==> flow/design.v <==
module Mux #(parameter N = 4)(
	input [N-1:0] A, B,
	input S,
	output [N-1:0] C
);
assign C = S? A: B;
endmodule 
module Adder #(parameter N = 4)(
    input [N-1:0] A,B,
    output [N-1:0] C
);
assign C = A+B;
endmodule
module Register #(parameter N = 10) (
	input clk, rst,
	input [N-1:0] D,
	input en,
	output logic [N-1:0] Q
);
always_ff @(posedge clk or posedge rst)
	if(rst) Q <= 10'h00;
	else if(en)
		Q <= D;
endmodule 
module Register_File(
    input  logic [3:0] A1, A2, A3,
    input  logic       clk,
    input  logic       rst,
    input  logic       WE3,
    input  logic [31:0] WD3,
    input  logic [31:0] R15,
    output logic [31:0] RD1, RD2
);
    logic [31:0] rf [14:0];   
    always_ff @(posedge clk) begin
        if (rst) begin
            for (int i = 0; i < 15; i++)
                rf[i] <= 32'h00000000;
        end else if (WE3) begin
            rf[A3] <= WD3;
        end
    end
    assign RD1 = (A1 == 4'b1111) ? R15 : rf[A1];
    assign RD2 = (A2 == 4'b1111) ? R15 : rf[A2];
endmodule
module Extender(
    input  logic [23:0] A,
    input  logic [1:0] ImmSrc,
    output logic [31:0] Out
);
 always_comb
    case(ImmSrc)
    2'b00: Out={24'b0,A[7:0]};
    2'b01: Out={20'b0,A[11:0]};
    2'b10: Out={{6{A[23]}},A[23:0],2'b00};
    default: Out=32'bx; 
    endcase
 endmodule
module ALU #(parameter N = 32)(
    input  logic [N-1:0] A,
    input  logic [N-1:0] B,
    input  logic [1:0]   ALUCtrl,
    output logic [N-1:0] Result,
    output logic [3:0]   Flags  
);
    logic [N:0] pre_Result;   
    logic [N:0] pre_Sub;      
    always_comb begin
        Result     = '0;
        pre_Result = '0;
        pre_Sub    = '0;
        Flags      = 4'b0000;
        case (ALUCtrl)
            2'b10: begin   
                Result = A & B;
            end
            2'b11: begin   
                Result = A | B;
            end
            2'b00: begin   
                pre_Result = {1'b0, A} + {1'b0, B};
                Result     = pre_Result[N-1:0];
                Flags[2]   = pre_Result[N];   
                Flags[3]   = (A[N-1] == B[N-1]) && (Result[N-1] != A[N-1]);  
            end
            2'b01: begin   
                pre_Sub    = {1'b0, A} - {1'b0, B};
                Result     = pre_Sub[N-1:0];
                Flags[2]   = pre_Sub[N];   
                Flags[3]   = (A[N-1] != B[N-1]) && (Result[N-1] != A[N-1]);  
            end
        endcase
        Flags[0] = (Result == 0);      
        Flags[1] = Result[N-1];        
    end
endmodule
module Condition_Check(
    input  logic [3:0] Flag,   
    input  logic [3:0] Cond,
    output logic       CondEx
);
logic V, C, N, Z;
assign {V, C, N, Z} = Flag;
always_comb begin
    case (Cond)
        4'b0000: CondEx = Z;                      
        4'b0001: CondEx = ~Z;                     
        4'b0010: CondEx = C;                      
        4'b0011: CondEx = ~C;                     
        4'b0100: CondEx = N;                      
        4'b0101: CondEx = ~N;                     
        4'b0110: CondEx = V;                      
        4'b0111: CondEx = ~V;                     
        4'b1000: CondEx = ~Z & C;                 
        4'b1001: CondEx = Z | ~C;                 
        4'b1010: CondEx = ~(N ^ V);               
        4'b1011: CondEx = N ^ V;                  
        4'b1100: CondEx = ~Z & ~(N ^ V);          
        4'b1101: CondEx = Z | (N ^ V);            
        4'b1110: CondEx = 1'b1;                   
        default: CondEx = 1'b0;                   
    endcase
end
endmodule
module Decoder (
	input logic [1:0] Op,
	input logic[5:0] Funct,
	input logic[3:0] Rd,
	output logic [1:0] FlagW,
	output logic PCS, RegW, MemW, MemtoReg, ALUSrc, 
	output logic [1:0] ImmSrc, RegSrc, ALUControl,
	output logic NoWrite
);
	logic Branch, ALUOP;
	PC_Logic pc_logic_inst(
		.Rd(Rd),
		.Branch(Branch), 
		.RegW(RegW),
		.PCS(PCS)
	);
	Main_Decoder main_decoder_inst(
		.Op(Op),
		.Funct(Funct),
		.Branch(Branch), 
		.RegW(RegW), 
		.MemW(MemW), 
		.MemtoReg(MemtoReg), 
		.ALUSrc(ALUSrc), 
		.ImmSrc(ImmSrc), 
		.RegSrc(RegSrc),
		.ALUOP(ALUOP)
	);
	ALU_Decoder alu_decoder_inst (
		.ALUOP(ALUOP),
		.Funct(Funct[4:0]),
		.ALUControl(ALUControl), 
		.FlagW(FlagW),
		.NoWrite(NoWrite)
	);
endmodule 
module PC_Logic (
	input logic [3:0] Rd,
	input logic Branch, RegW,
	output logic PCS
);
	assign PCS = ((Rd == 4'd15) & RegW) | Branch;
endmodule 
module Main_Decoder (
	input logic [1:0] Op,
	input logic [5:0] Funct,
	output logic Branch, RegW, MemW, MemtoReg, ALUSrc, 
	output logic [1:0] ImmSrc, RegSrc,
	output logic ALUOP
);
    always_comb begin
	     Branch = 0;
        RegW = 0;
        MemW = 0;
        MemtoReg = 0;
        ALUSrc = 0;
        ImmSrc = 2'b00;
        RegSrc = 2'b00;
        ALUOP = 0;
        case (Op)
            2'b00: begin
					 Branch = 0;
					 MemtoReg = 0;
					 MemW = 0;
					 RegW = 1;
					 ALUOP = 1;
                if (Funct[5] == 1'b0) begin
                    ALUSrc = 0;
                    RegSrc = 2'b00;
                end else begin
                    ALUSrc = 1;
                    ImmSrc = 2'b00;
                    RegSrc = 2'b00;  
                end
            end
            2'b01: begin
					 Branch = 0;
					 ALUSrc = 1;
					 ImmSrc = 2'b01;
					 ALUOP = 0;
                if (Funct[0] == 1'b0) begin
                    MemW  = 1;
                    RegW  = 0;
                    RegSrc = 2'b10;
                end else begin
						  MemtoReg = 1;
						  MemW = 0;
						  RegW = 1;
						  RegSrc = 2'b00;
                end
            end
            2'b10: begin
					 Branch = 1;
					 MemtoReg = 0;
					 MemW = 0;
					 ALUSrc = 1;
					 ImmSrc = 2'b10;
					 RegW = 0;
					 RegSrc = 2'b01;
					 ALUOP = 0;
            end
        endcase
    end
endmodule
module ALU_Decoder (
	input logic ALUOP,
	input logic [4:0] Funct,
	output logic [1:0] ALUControl, FlagW,
	output logic NoWrite
);
	always_comb begin
		 case (ALUOP)
			  1'b0: begin
					ALUControl = 2'b00;
					FlagW      = 2'b00;
					NoWrite    = 1'b0;
			  end
			  1'b1: begin
					case (Funct[4:1])
						 4'b0100: begin
							  ALUControl = 2'b00;
							  FlagW      = Funct[0] ? 2'b11 : 2'b00;
							  NoWrite    = 1'b0;
						 end
						 4'b0010: begin
							  ALUControl = 2'b01;
							  FlagW      = Funct[0] ? 2'b11 : 2'b00;
							  NoWrite    = 1'b0;
						 end
						 4'b0000: begin
							  ALUControl = 2'b10;
							  FlagW      = Funct[0] ? 2'b10 : 2'b00;
							  NoWrite    = 1'b0;
						 end
						 4'b1100: begin
							  ALUControl = 2'b11;
							  FlagW      = Funct[0] ? 2'b10 : 2'b00;
							  NoWrite    = 1'b0;
						 end
						 4'b1010: begin 
							  ALUControl = 2'b01;
							  FlagW = 2'b11;
							  NoWrite = 1'b1;
						 end
						 default: begin
							  ALUControl = 2'b00;
							  FlagW      = 2'b00;
							  NoWrite    = 1'b0;
						 end
					endcase
			  end
		 endcase
	end
endmodule 
module Control_Unit(
    input  logic [3:0] Cond,
    input  logic [1:0] Op,
    input  logic [5:0] Funct,
    input  logic [3:0] Rd,
    input  logic [3:0] Flags,
    input  logic       clk,
    input  logic       rst,
    output logic       PCSrc,
    output logic       MemtoReg,
    output logic       MemWrite,
    output logic [1:0] ALUControl,
    output logic       ALUSrc,
    output logic [1:0] ImmSrc,
    output logic       RegWrite,
    output logic [1:0] RegSrc
);
    logic       RegW;
    logic       MemW;
    logic       ALUOP;
    logic       Branch;
    logic       PCS;
    logic       CondEx;
    logic [1:0] FlagW;
    logic [3:0] ALUfLags;
	 logic NoWrite;
	Decoder decoder_inst (
		.Op(Op),
		.Funct(Funct),
		.Rd(Rd),
		.FlagW(FlagW),
		.PCS(PCS), 
		.RegW(RegW), 
		.MemW(MemW), 
		.MemtoReg(MemtoReg), 
		.ALUSrc(ALUSrc), 
		.ImmSrc(ImmSrc), 
		.RegSrc(RegSrc), 
		.ALUControl(ALUControl),
		.NoWrite(NoWrite)
	);
    Register #(2) Register_Flag1(
        .clk(clk), 
        .rst(rst),
        .D(Flags[3:2]),
        .en(FlagW[1] & CondEx),
        .Q(ALUfLags[3:2])
    );
    Register #(2) Register_Flag2(
        .clk(clk), 
        .rst(rst),
        .D(Flags[1:0]),
        .en(FlagW[0] & CondEx),
        .Q(ALUfLags[1:0])
    );
    Condition_Check inst_Condition_Check(
        .Flag(ALUfLags), 
        .Cond(Cond), 
        .CondEx(CondEx)
    );
    assign PCSrc     = PCS & CondEx & ~NoWrite;
    assign RegWrite  = RegW & CondEx;
    assign MemWrite  = MemW & CondEx;
endmodule
module CPU (
	input logic clk, rst,
	input logic [31:0] Instr,
	input logic [31:0] ReadData,
	output logic [31:0] WriteData,
	output logic MemWrite,
	output logic [31:0] PC,
	output logic [31:0] ALUResult,
	output logic [31:0] Result
);
	logic [3:0] RA1, RA2;
	logic [31:0] SrcA, SrcB;
	logic [31:0] next_PC, PCPlus4, PCPlus8;
	logic [31:0] ExtImm;
	logic PCSrc;
	logic MemtoReg;
	logic [1:0] ALUControl;
	logic ALUSrc;
	logic [1:0] ImmSrc;
	logic RegWrite;
	logic [1:0] RegSrc;
	logic [3:0] AluFlags;
	logic started;
	logic load_PC;
	always_ff @(posedge clk or posedge rst) begin
		if (rst)
			started <= 0;
		else
			started <= 1;
	end
	assign load_PC = started;
	Mux #(.N(32)) next_PC_inst (
		.A(Result),
		.B(PCPlus4),
		.S(PCSrc),
		.C(next_PC)
	);
	Register #(.N(32)) PC_Register (
		.clk(clk), 
		.rst(rst),
		.D(next_PC),
		.en(load_PC),
		.Q(PC)
	);
	Mux #(.N(4)) RA1_inst (
		.A(4'd15),
		.B(Instr[19:16]),
		.S(RegSrc[0]),
		.C(RA1)
	);
	Mux #(.N(4)) RA2_inst (
		.A(Instr[15:12]),
		.B(Instr[3:0]),
		.S(RegSrc[1]),
		.C(RA2)
	);
	Adder #(.N(32)) PCPlus4_inst (
		.A(PC),
		.B(32'd4),
		.C(PCPlus4)
	);
	Adder #(.N(32)) PCPlus8_inst (
		.A(32'd8),
		.B(PC),
		.C(PCPlus8)
	);
	Register_File Reg_file_inst (
		.A1(RA1),
		.A2(RA2),
		.A3(Instr[15:12]),
		.clk(clk),
		.rst(rst),
		.WE3(RegWrite),
		.R15(PCPlus8),
		.RD1(SrcA),
		.RD2(WriteData),
		.WD3(Result)
	);
	Extender Extender_ins (
		.A(Instr[23:0]),
		.ImmSrc(ImmSrc),
		.Out(ExtImm)
	);
	Mux #(.N(32)) ALUSrc_inst (
		.A(ExtImm),
		.B(WriteData),
		.S(ALUSrc),
		.C(SrcB)
	);
	ALU #(.N(32)) ALU_inst (
		.A(SrcA),
		.B(SrcB),
		.ALUCtrl(ALUControl),
		.Result(ALUResult),
		.Flags(AluFlags)
	);
	Mux #(.N(32)) MemToReg_inst (
		.A(ReadData),
		.B(ALUResult),
		.S(MemtoReg),
		.C(Result)
	);
	Control_Unit CU_Inst (
		.clk(clk),
		.rst(rst),
		.Cond(Instr[31:28]),
		.Op(Instr[27:26]),
		.Funct(Instr[25:20]),
		.Rd(Instr[15:12]),
		.Flags(AluFlags),
		.PCSrc(PCSrc),
		.MemtoReg(MemtoReg),
		.MemWrite(MemWrite),
		.ALUControl(ALUControl),
		.ALUSrc(ALUSrc),
		.ImmSrc(ImmSrc),
		.RegWrite(RegWrite),
		.RegSrc(RegSrc)
	);
endmodule
From RTL to reports: CPU
What the tools print for CPU, step after step. Lines are those of the file above, counted from 1. Library cell names are shortened. A cell with n/a has no value.

Top: CPU. Clock: clk. Library: sky130hd. Library corner: tt_025C_1v80.

Word level
Counts by Yosys on the flattened word-level netlist (proc, flatten, opt, wreduce; memories kept). Register bits leave out memories and registers merged into their read ports (data or address). Print and check cells are left out. Cells with the same type and inputs are merged into one. Memory sizes are those after Yosys's memory passes, which may raise the word count (mostly to a power of two), join words into wider ones and drop unused or constant bits.

For flip-flop bits (word level) the number is 37. Under memory bits (writable) stands 512. The figure for memory cells is 1. Under bits of input ports stands 66. For output and inout port bits the number is 129. The figure for word-level cells is 115.

Memories: Reg_file_inst.rf (words 16, width 32, line 34) `logic [31:0] rf [14:0];`.

For add/subtract/negate cells the number is 4. Equal/unequal tests: 32. The figure for mux-type cells is 39. The figure for bitwise logic cells is 22. Reduce/logical cells: 13.

Operators with widths (count): 32-bit 2-to-1 mux (7); 32-bit case mux with 4-bit select (1); 32-bit case mux with 3-bit select (1); 4-bit equality test (second input constant) (12); 32-bit by 32-bit adder with 33-bit output (1); 32-bit by 32-bit subtractor with 33-bit output (1); 32-bit by 3-bit adder with 32-bit output (second input constant) (1); 32-bit bitwise AND (1); 32-bit OR (1); 32-bit logical NOT (1); 4-bit by 32-bit adder with 32-bit output (first input constant) (1); 4-bit by 3-bit equality test with 1-bit output (second input constant) (5); 2-bit case mux with 2-bit select (4); 4-bit 2-to-1 mux (4); 1-bit case mux with 15-bit select (1); 4-bit by 2-bit equality test with 1-bit output (second input constant) (3); 2-bit case mux with 3-bit select (2); 1-bit 2-to-1 mux (11); 2-bit OR reduction (5); 1-bit bitwise AND (9); 2-bit equality test (second input constant) (4); 4-bit logical NOT (2); 1-bit inverter (7); 2-bit by 1-bit equality test with 1-bit output (second input constant) (3); 2-bit logical NOT (3); 1-bit case mux with 3-bit select (2); 1-bit case mux with 2-bit select (3); 2-bit 2-to-1 mux (3).

Not listed: further kinds 6, cells in them 11.

Longest topological paths
Longest topological path by Yosys (ltp), each cell counted once; first at word level (registers and memories cut), then after technology mapping (sequential cells cut; the memories' decode and read muxes count).

Under depth after elaboration stands 11. Under ABC_AREA stands 0. Under gate-level depth with buffers stands 30. For gate-level depth less buffers the number is 24.

Synthesis result
The flow's flattened synthesis, as Yosys stat reports it; memories are mapped. The netlist is that of the ABC_AREA named above (0 if unset); the other value can give another one.

Cell types: edfxtp_1 (count 482, area in all 1.45E+04 µm²); mux4_2 (count 117, area in all 2.64E+03 µm²); nor2_1 (count 681, area in all 2.56E+03 µm²); ha_1 (count 107, area in all 1.34E+03 µm²); nand2_1 (count 351, area in all 1.32E+03 µm²); mux2i_1 (count 110, area in all 1.1E+03 µm²); o21ai_0 (count 196, area in all 980.941 µm²); dfrtp_1 (count 37, area in all 925.888 µm²); clkbuf_1 (count 221, area in all 829.546 µm²); mux2_2 (count 62, area in all 698.17 µm²); a21oi_1 (count 137, area in all 685.658 µm²); inv_1 (count 171, area in all 641.866 µm²); a31oi_1 (count 99, area in all 619.344 µm²); xnor2_1 (count 49, area in all 429.162 µm²); a211oi_1 (count 49, area in all 367.853 µm²); nor3_1 (count 63, area in all 315.302 µm²); nor2b_1 (count 47, area in all 294.032 µm²); buf_2 (count 53, area in all 265.254 µm²).

Not listed: further types 83, cells in them 526.

Standard cells after synthesis: 3558. Synthesis area: 34682.0 µm². Sequential area: 15399.8 µm². The figure for flip-flop cells is 519. The entry for buffers reads 298.

By module: a second synthesis without flattening, with its own total; a netlist apart from the flattened one above.

Under cells (unflattened synthesis) stands 3388. The figure for area total of the unflattened synthesis is 38894.8 µm².

Rows give one instance, submodules left out.

Modules: Register_File (times used 1, cells 1770, area 26007.4 µm², sequential area 14413.8 µm²); ALU #(N=32) (times used 1, cells 812, area 5341.4 µm², sequential area 0.0 µm²); Adder #(N=32) (times used 2, cells 248, area 1739.2 µm², sequential area 0.0 µm²); Mux #(N=32) (times used 3, cells 36, area 544.3 µm², sequential area 0.0 µm²); Register #(N=32) (times used 1, cells 69, area 1348.8 µm², sequential area 800.8 µm²); Extender (times used 1, cells 45, area 311.5 µm², sequential area 0.0 µm²); Condition_Check (times used 1, cells 28, area 193.9 µm², sequential area 0.0 µm²); Register #(N=2) (times used 2, cells 5, area 76.3 µm², sequential area 50.0 µm²); ALU_Decoder (times used 1, cells 16, area 128.9 µm², sequential area 0.0 µm²); Main_Decoder (times used 1, cells 15, area 118.9 µm², sequential area 0.0 µm²); Mux #(N=4) (times used 2, cells 4, area 45.0 µm², sequential area 0.0 µm²); Control_Unit (times used 1, cells 5, area 38.8 µm², sequential area 0.0 µm²); CPU (times used 1, cells 4, area 36.3 µm², sequential area 25.0 µm²); PC_Logic (times used 1, cells 2, area 15.0 µm², sequential area 0.0 µm²); Decoder (times used 1, cells 0, area 0.0 µm², sequential area 0.0 µm²).

Path before layout
Path of least setup slack by OpenSTA after synthesis, without wires, with an ideal clock, recovery checks aside; 20% of the period is set as input and as output delay. Where synthesis merged equal registers, the netlist keeps one of their names.

Path kind: in2out. Start: input port Instr[27]. End: output port Result[26]. The figure for clock period is 20.0 ns. Under external input delay stands 4.000 ns. The figure for output delay is 4.000 ns. For launch time at the first pin the number is 4.000 ns. For data arrival time the number is 9.370 ns. The figure for required time is 16.000 ns. Setup slack: 6.630 ns. Under delay of the path stands 5.370 ns. Under driving pins on the path stands 24. Under buffers on the path stands 2. Under synthesis period reached stands 13.37 ns.

"delay of the path" is the arrival time less input delay plus setup time. A path that ends at an output port has no setup time. "driving pins on the path": output pins that drive a net of the path, with the launching flip-flop's if there is one; two outputs of one cell count as two. "synthesis period reached" is the clock period less the worst setup slack; recovery checks do not enter. This is arithmetic on one report: input and output delays are still those of the set period (20% each). The rows between start and end are the longest chain of elaborated cells between them; the timing report does not say that the signal goes this way. Where chains are equally long, one stands for them. Each line given opens the expression or statement behind the cell; cells for indexed reads and writes are added by Yosys, which also makes memories of some case tables. A memory read counts as a cell of the chain, while the word-level depth stops at memories.

Cell sequence: inv_1 -> ha_1 -> nand2b_1 -> buf_4 -> mux2i_2 -> mux4_2 -> mux4_2 -> a21oi_1 -> nor2_1 -> a31o_2 -> ha_1 -> fa_1 -> o21bai_1 -> and3b_1 -> nor3_1 -> a2111o_1 -> a31oi_4 -> a21boi_0 -> xnor2_1 -> a21oi_1 -> o21ai_2 -> mux2i_2 -> buf_2 -> inv_1. The entry for length of the longest elaborated chain reads 9. Under elaborated cells between the ends (all ways) stands 33. The entry for source lines of those cells reads 12. Classes of those cells: 2 x add/sub; 9 x eq/ne; 14 x mux; 3 x logic; 4 x reduce/logical; 1 x memory.

Ends and longest elaborated chain, after synthesis: start, declared (line 345) `input logic [31:0] Instr,`; 2-bit equality test (line 184) `case (Op)`; 2-bit case mux with 2-bit select (line 184); 4-bit 2-to-1 mux (line 6) `assign C = S? A: B;`; memory 16 x 32 bit (line 34) `logic [31:0] rf [14:0];`; 32-bit 2-to-1 mux (line 44) `assign RD2 = (A2 == 4'b1111) ? R15 : rf[A2];`; 32-bit 2-to-1 mux (line 6); 32-bit by 32-bit subtractor with 33-bit output (line 87) `pre_Sub    = {1'b0, A} - {1'b0, B};`; 32-bit case mux with 4-bit select (line 73) `case (ALUCtrl)`; 32-bit 2-to-1 mux (line 6); end, declared (line 351) `output logic [31:0] Result`.

Some nets on the timed path still bear RTL names; the line given drives or declares the net.

Named nets, after synthesis (line): ALUResult[26] (73).

Timing after layout
Path of least setup slack in the final report of run 1 (OpenROAD, finished layout, wires in). Where an end is a register, its clock arrival counts in the times.

Path kind: in2out. Start: input port Instr[27]. End: output port Result[31]. The figure for clock period is 20.0 ns. Under external input delay stands 4.00 ns. The figure for output delay is 4.00 ns. For launch time at the first pin the number is 4.00 ns. For data arrival time the number is 13.15 ns. The figure for required time is 16.00 ns. Setup slack: 2.85 ns. Under driving pins on the path stands 25. Under buffers on the path stands 4.

The rows between start and end are the longest chain of elaborated cells between them; the timing report does not say that the signal goes this way. Where chains are equally long, one stands for them. A memory read counts as a cell of the chain, while the word-level depth stops at memories.

Cell sequence: clkdlybuf4s50_1 -> inv_1 -> ha_1 -> nand2b_1 -> mux2_8 -> buf_4 -> buf_4 -> mux4_2 -> mux4_2 -> nor2_1 -> nor2_1 -> a31o_2 -> ha_1 -> inv_1 -> or4_1 -> o221ai_1 -> a21oi_1 -> a21oi_2 -> a21oi_1 -> nor2_1 -> mux2i_1 -> a31oi_4 -> mux2i_4 -> inv_2 -> clkdlybuf4s50_1. The entry for length of the longest elaborated chain reads 9. Under elaborated cells between the ends (all ways) stands 33. The entry for source lines of those cells reads 12. Classes of those cells: 2 x add/sub; 9 x eq/ne; 14 x mux; 3 x logic; 4 x reduce/logical; 1 x memory.

Ends and longest elaborated chain, post-layout: start, declared (line 345) `input logic [31:0] Instr,`; 2-bit equality test (line 184) `case (Op)`; 2-bit case mux with 2-bit select (line 184); 4-bit 2-to-1 mux (line 6) `assign C = S? A: B;`; memory 16 x 32 bit (line 34) `logic [31:0] rf [14:0];`; 32-bit 2-to-1 mux (line 44) `assign RD2 = (A2 == 4'b1111) ? R15 : rf[A2];`; 32-bit 2-to-1 mux (line 6); 32-bit by 32-bit subtractor with 33-bit output (line 87) `pre_Sub    = {1'b0, A} - {1'b0, B};`; 32-bit case mux with 4-bit select (line 73) `case (ALUCtrl)`; 32-bit 2-to-1 mux (line 6); end, declared (line 351) `output logic [31:0] Result`.

Settings and measured results of 3 stored flow runs for module CPU (sky130hd), not sorted in any way. The constraints put input and output delay at 20% of the set period each and load the outputs with 0.01 pF. "period reached" means the clock period less the worst setup slack. The figure is calculated, with input and output delays left at 20% of the set period. "worst setup path time" = time allowed to the worst setup path (clock period - input delay - output delay, where it has them) - its slack; a late launch clock adds to it, a late capture clock takes from it.

Files of run 1:
==> flow/run.sh <==
#!/bin/bash
# the make line also repeats the synthesis and layout settings of config.mk as NAME=value (left out here)
make -C /OpenROAD-flow-scripts/flow DESIGN_CONFIG=/design/flow/config.mk WORK_HOME=/design/flow/orfs CLKGATE_MAP_FILE= finish
==> flow/config.mk <==
export PLATFORM = sky130hd
export DESIGN_NAME = CPU
export DESIGN_NICKNAME = CPU
export VERILOG_FILES = /design/flow/design.v
export SDC_FILE = /design/flow/constraint.sdc
export NUM_CORES = 4
export LEC_CHECK = 0
export CAP_MARGIN = 20
export CELL_PAD_IN_SITES_DETAIL_PLACEMENT = 1
export CELL_PAD_IN_SITES_GLOBAL_PLACEMENT = 1
export CORE_MARGIN = 4
export CORE_UTILIZATION = 40
export CTS_CLUSTER_DIAMETER = 310
export GPL_ROUTABILITY_DRIVEN = 0
export PLACE_DENSITY_LB_ADDON = 0.13
export SLEW_MARGIN = 35
==> flow/constraint.sdc <==
create_clock -name core_clock -period 20.0 [get_ports {clk}]
set_input_delay 4.0000 -clock core_clock [delete_from_list [all_inputs] [get_ports {clk}]]
set_output_delay 4.0000 -clock core_clock [all_outputs]
set_load 0.01 [all_outputs]

Results of run 1. The measured chip area after synthesis (Yosys) is 34682.0 µm². The overall die area is 91479.0 µm². The std-cell area (final layout) is 39806.9 µm². For the utilization after routing the run shows 46.5 %. The worst slack on setup checks is 2.847 ns. The final worst hold slack stands at 0.539 ns. The measured period reached is 17.153 ns. For the worst setup path time the run shows 9.15 ns. Class of the worst setup path: in2out.

Files of run 2:
==> flow/run.sh <==
#!/bin/bash
# the make line also repeats the synthesis and layout settings of config.mk as NAME=value (left out here)
make -C /OpenROAD-flow-scripts/flow DESIGN_CONFIG=/design/flow/config.mk WORK_HOME=/design/flow/orfs CLKGATE_MAP_FILE= finish
==> flow/config.mk <==
export PLATFORM = sky130hd
export DESIGN_NAME = CPU
export DESIGN_NICKNAME = CPU
export VERILOG_FILES = /design/flow/design.v
export SDC_FILE = /design/flow/constraint.sdc
export NUM_CORES = 4
export LEC_CHECK = 0
export ABC_AREA = 1
export CAP_MARGIN = 30
export CELL_PAD_IN_SITES_DETAIL_PLACEMENT = 1
export CELL_PAD_IN_SITES_GLOBAL_PLACEMENT = 2
export CORE_ASPECT_RATIO = 0.94
export CORE_MARGIN = 7
export CORE_UTILIZATION = 47
export GPL_TIMING_DRIVEN = 0
export MAX_ROUTING_LAYER = met5
export MIN_ROUTING_LAYER = met2
export PLACE_DENSITY_LB_ADDON = 0.19
export SETUP_SLACK_MARGIN = 4.93
export SLEW_MARGIN = 10
export TNS_END_PERCENT = 35
==> flow/constraint.sdc <==
create_clock -name core_clock -period 20.0 [get_ports {clk}]
set_input_delay 4.0000 -clock core_clock [delete_from_list [all_inputs] [get_ports {clk}]]
set_output_delay 4.0000 -clock core_clock [all_outputs]
set_load 0.01 [all_outputs]

Outcome of run 2: not finished: routing ended with error GRT-0116.

Files of run 3:
==> flow/run.sh <==
#!/bin/bash
# the make line also repeats the synthesis and layout settings of config.mk as NAME=value (left out here)
make -C /OpenROAD-flow-scripts/flow DESIGN_CONFIG=/design/flow/config.mk WORK_HOME=/design/flow/orfs CLKGATE_MAP_FILE= finish
==> flow/config.mk <==
export PLATFORM = sky130hd
export DESIGN_NAME = CPU
export DESIGN_NICKNAME = CPU
export VERILOG_FILES = /design/flow/design.v
export SDC_FILE = /design/flow/constraint.sdc
export NUM_CORES = 4
export LEC_CHECK = 0
export CAP_MARGIN = 20
export CORE_MARGIN = 4
export CORE_UTILIZATION = 40
export PLACE_DENSITY_LB_ADDON = 0.06
export SLEW_MARGIN = 20
==> flow/constraint.sdc <==
create_clock -name core_clock -period 20.0 [get_ports {clk}]
set_input_delay 4.0000 -clock core_clock [delete_from_list [all_inputs] [get_ports {clk}]]
set_output_delay 4.0000 -clock core_clock [all_outputs]
set_load 0.01 [all_outputs]

Results of run 3. The measured chip area after synthesis (Yosys) is 34682.0 µm². The overall die area is 91479.0 µm². The std-cell area (final layout) is 39746.9 µm². For the utilization after routing the run shows 46.5 %. The worst slack on setup checks is 3.088 ns. The final worst hold slack stands at 0.512 ns. The measured period reached is 16.912 ns. For the worst setup path time the run shows 8.91 ns. Class of the worst setup path: in2out.
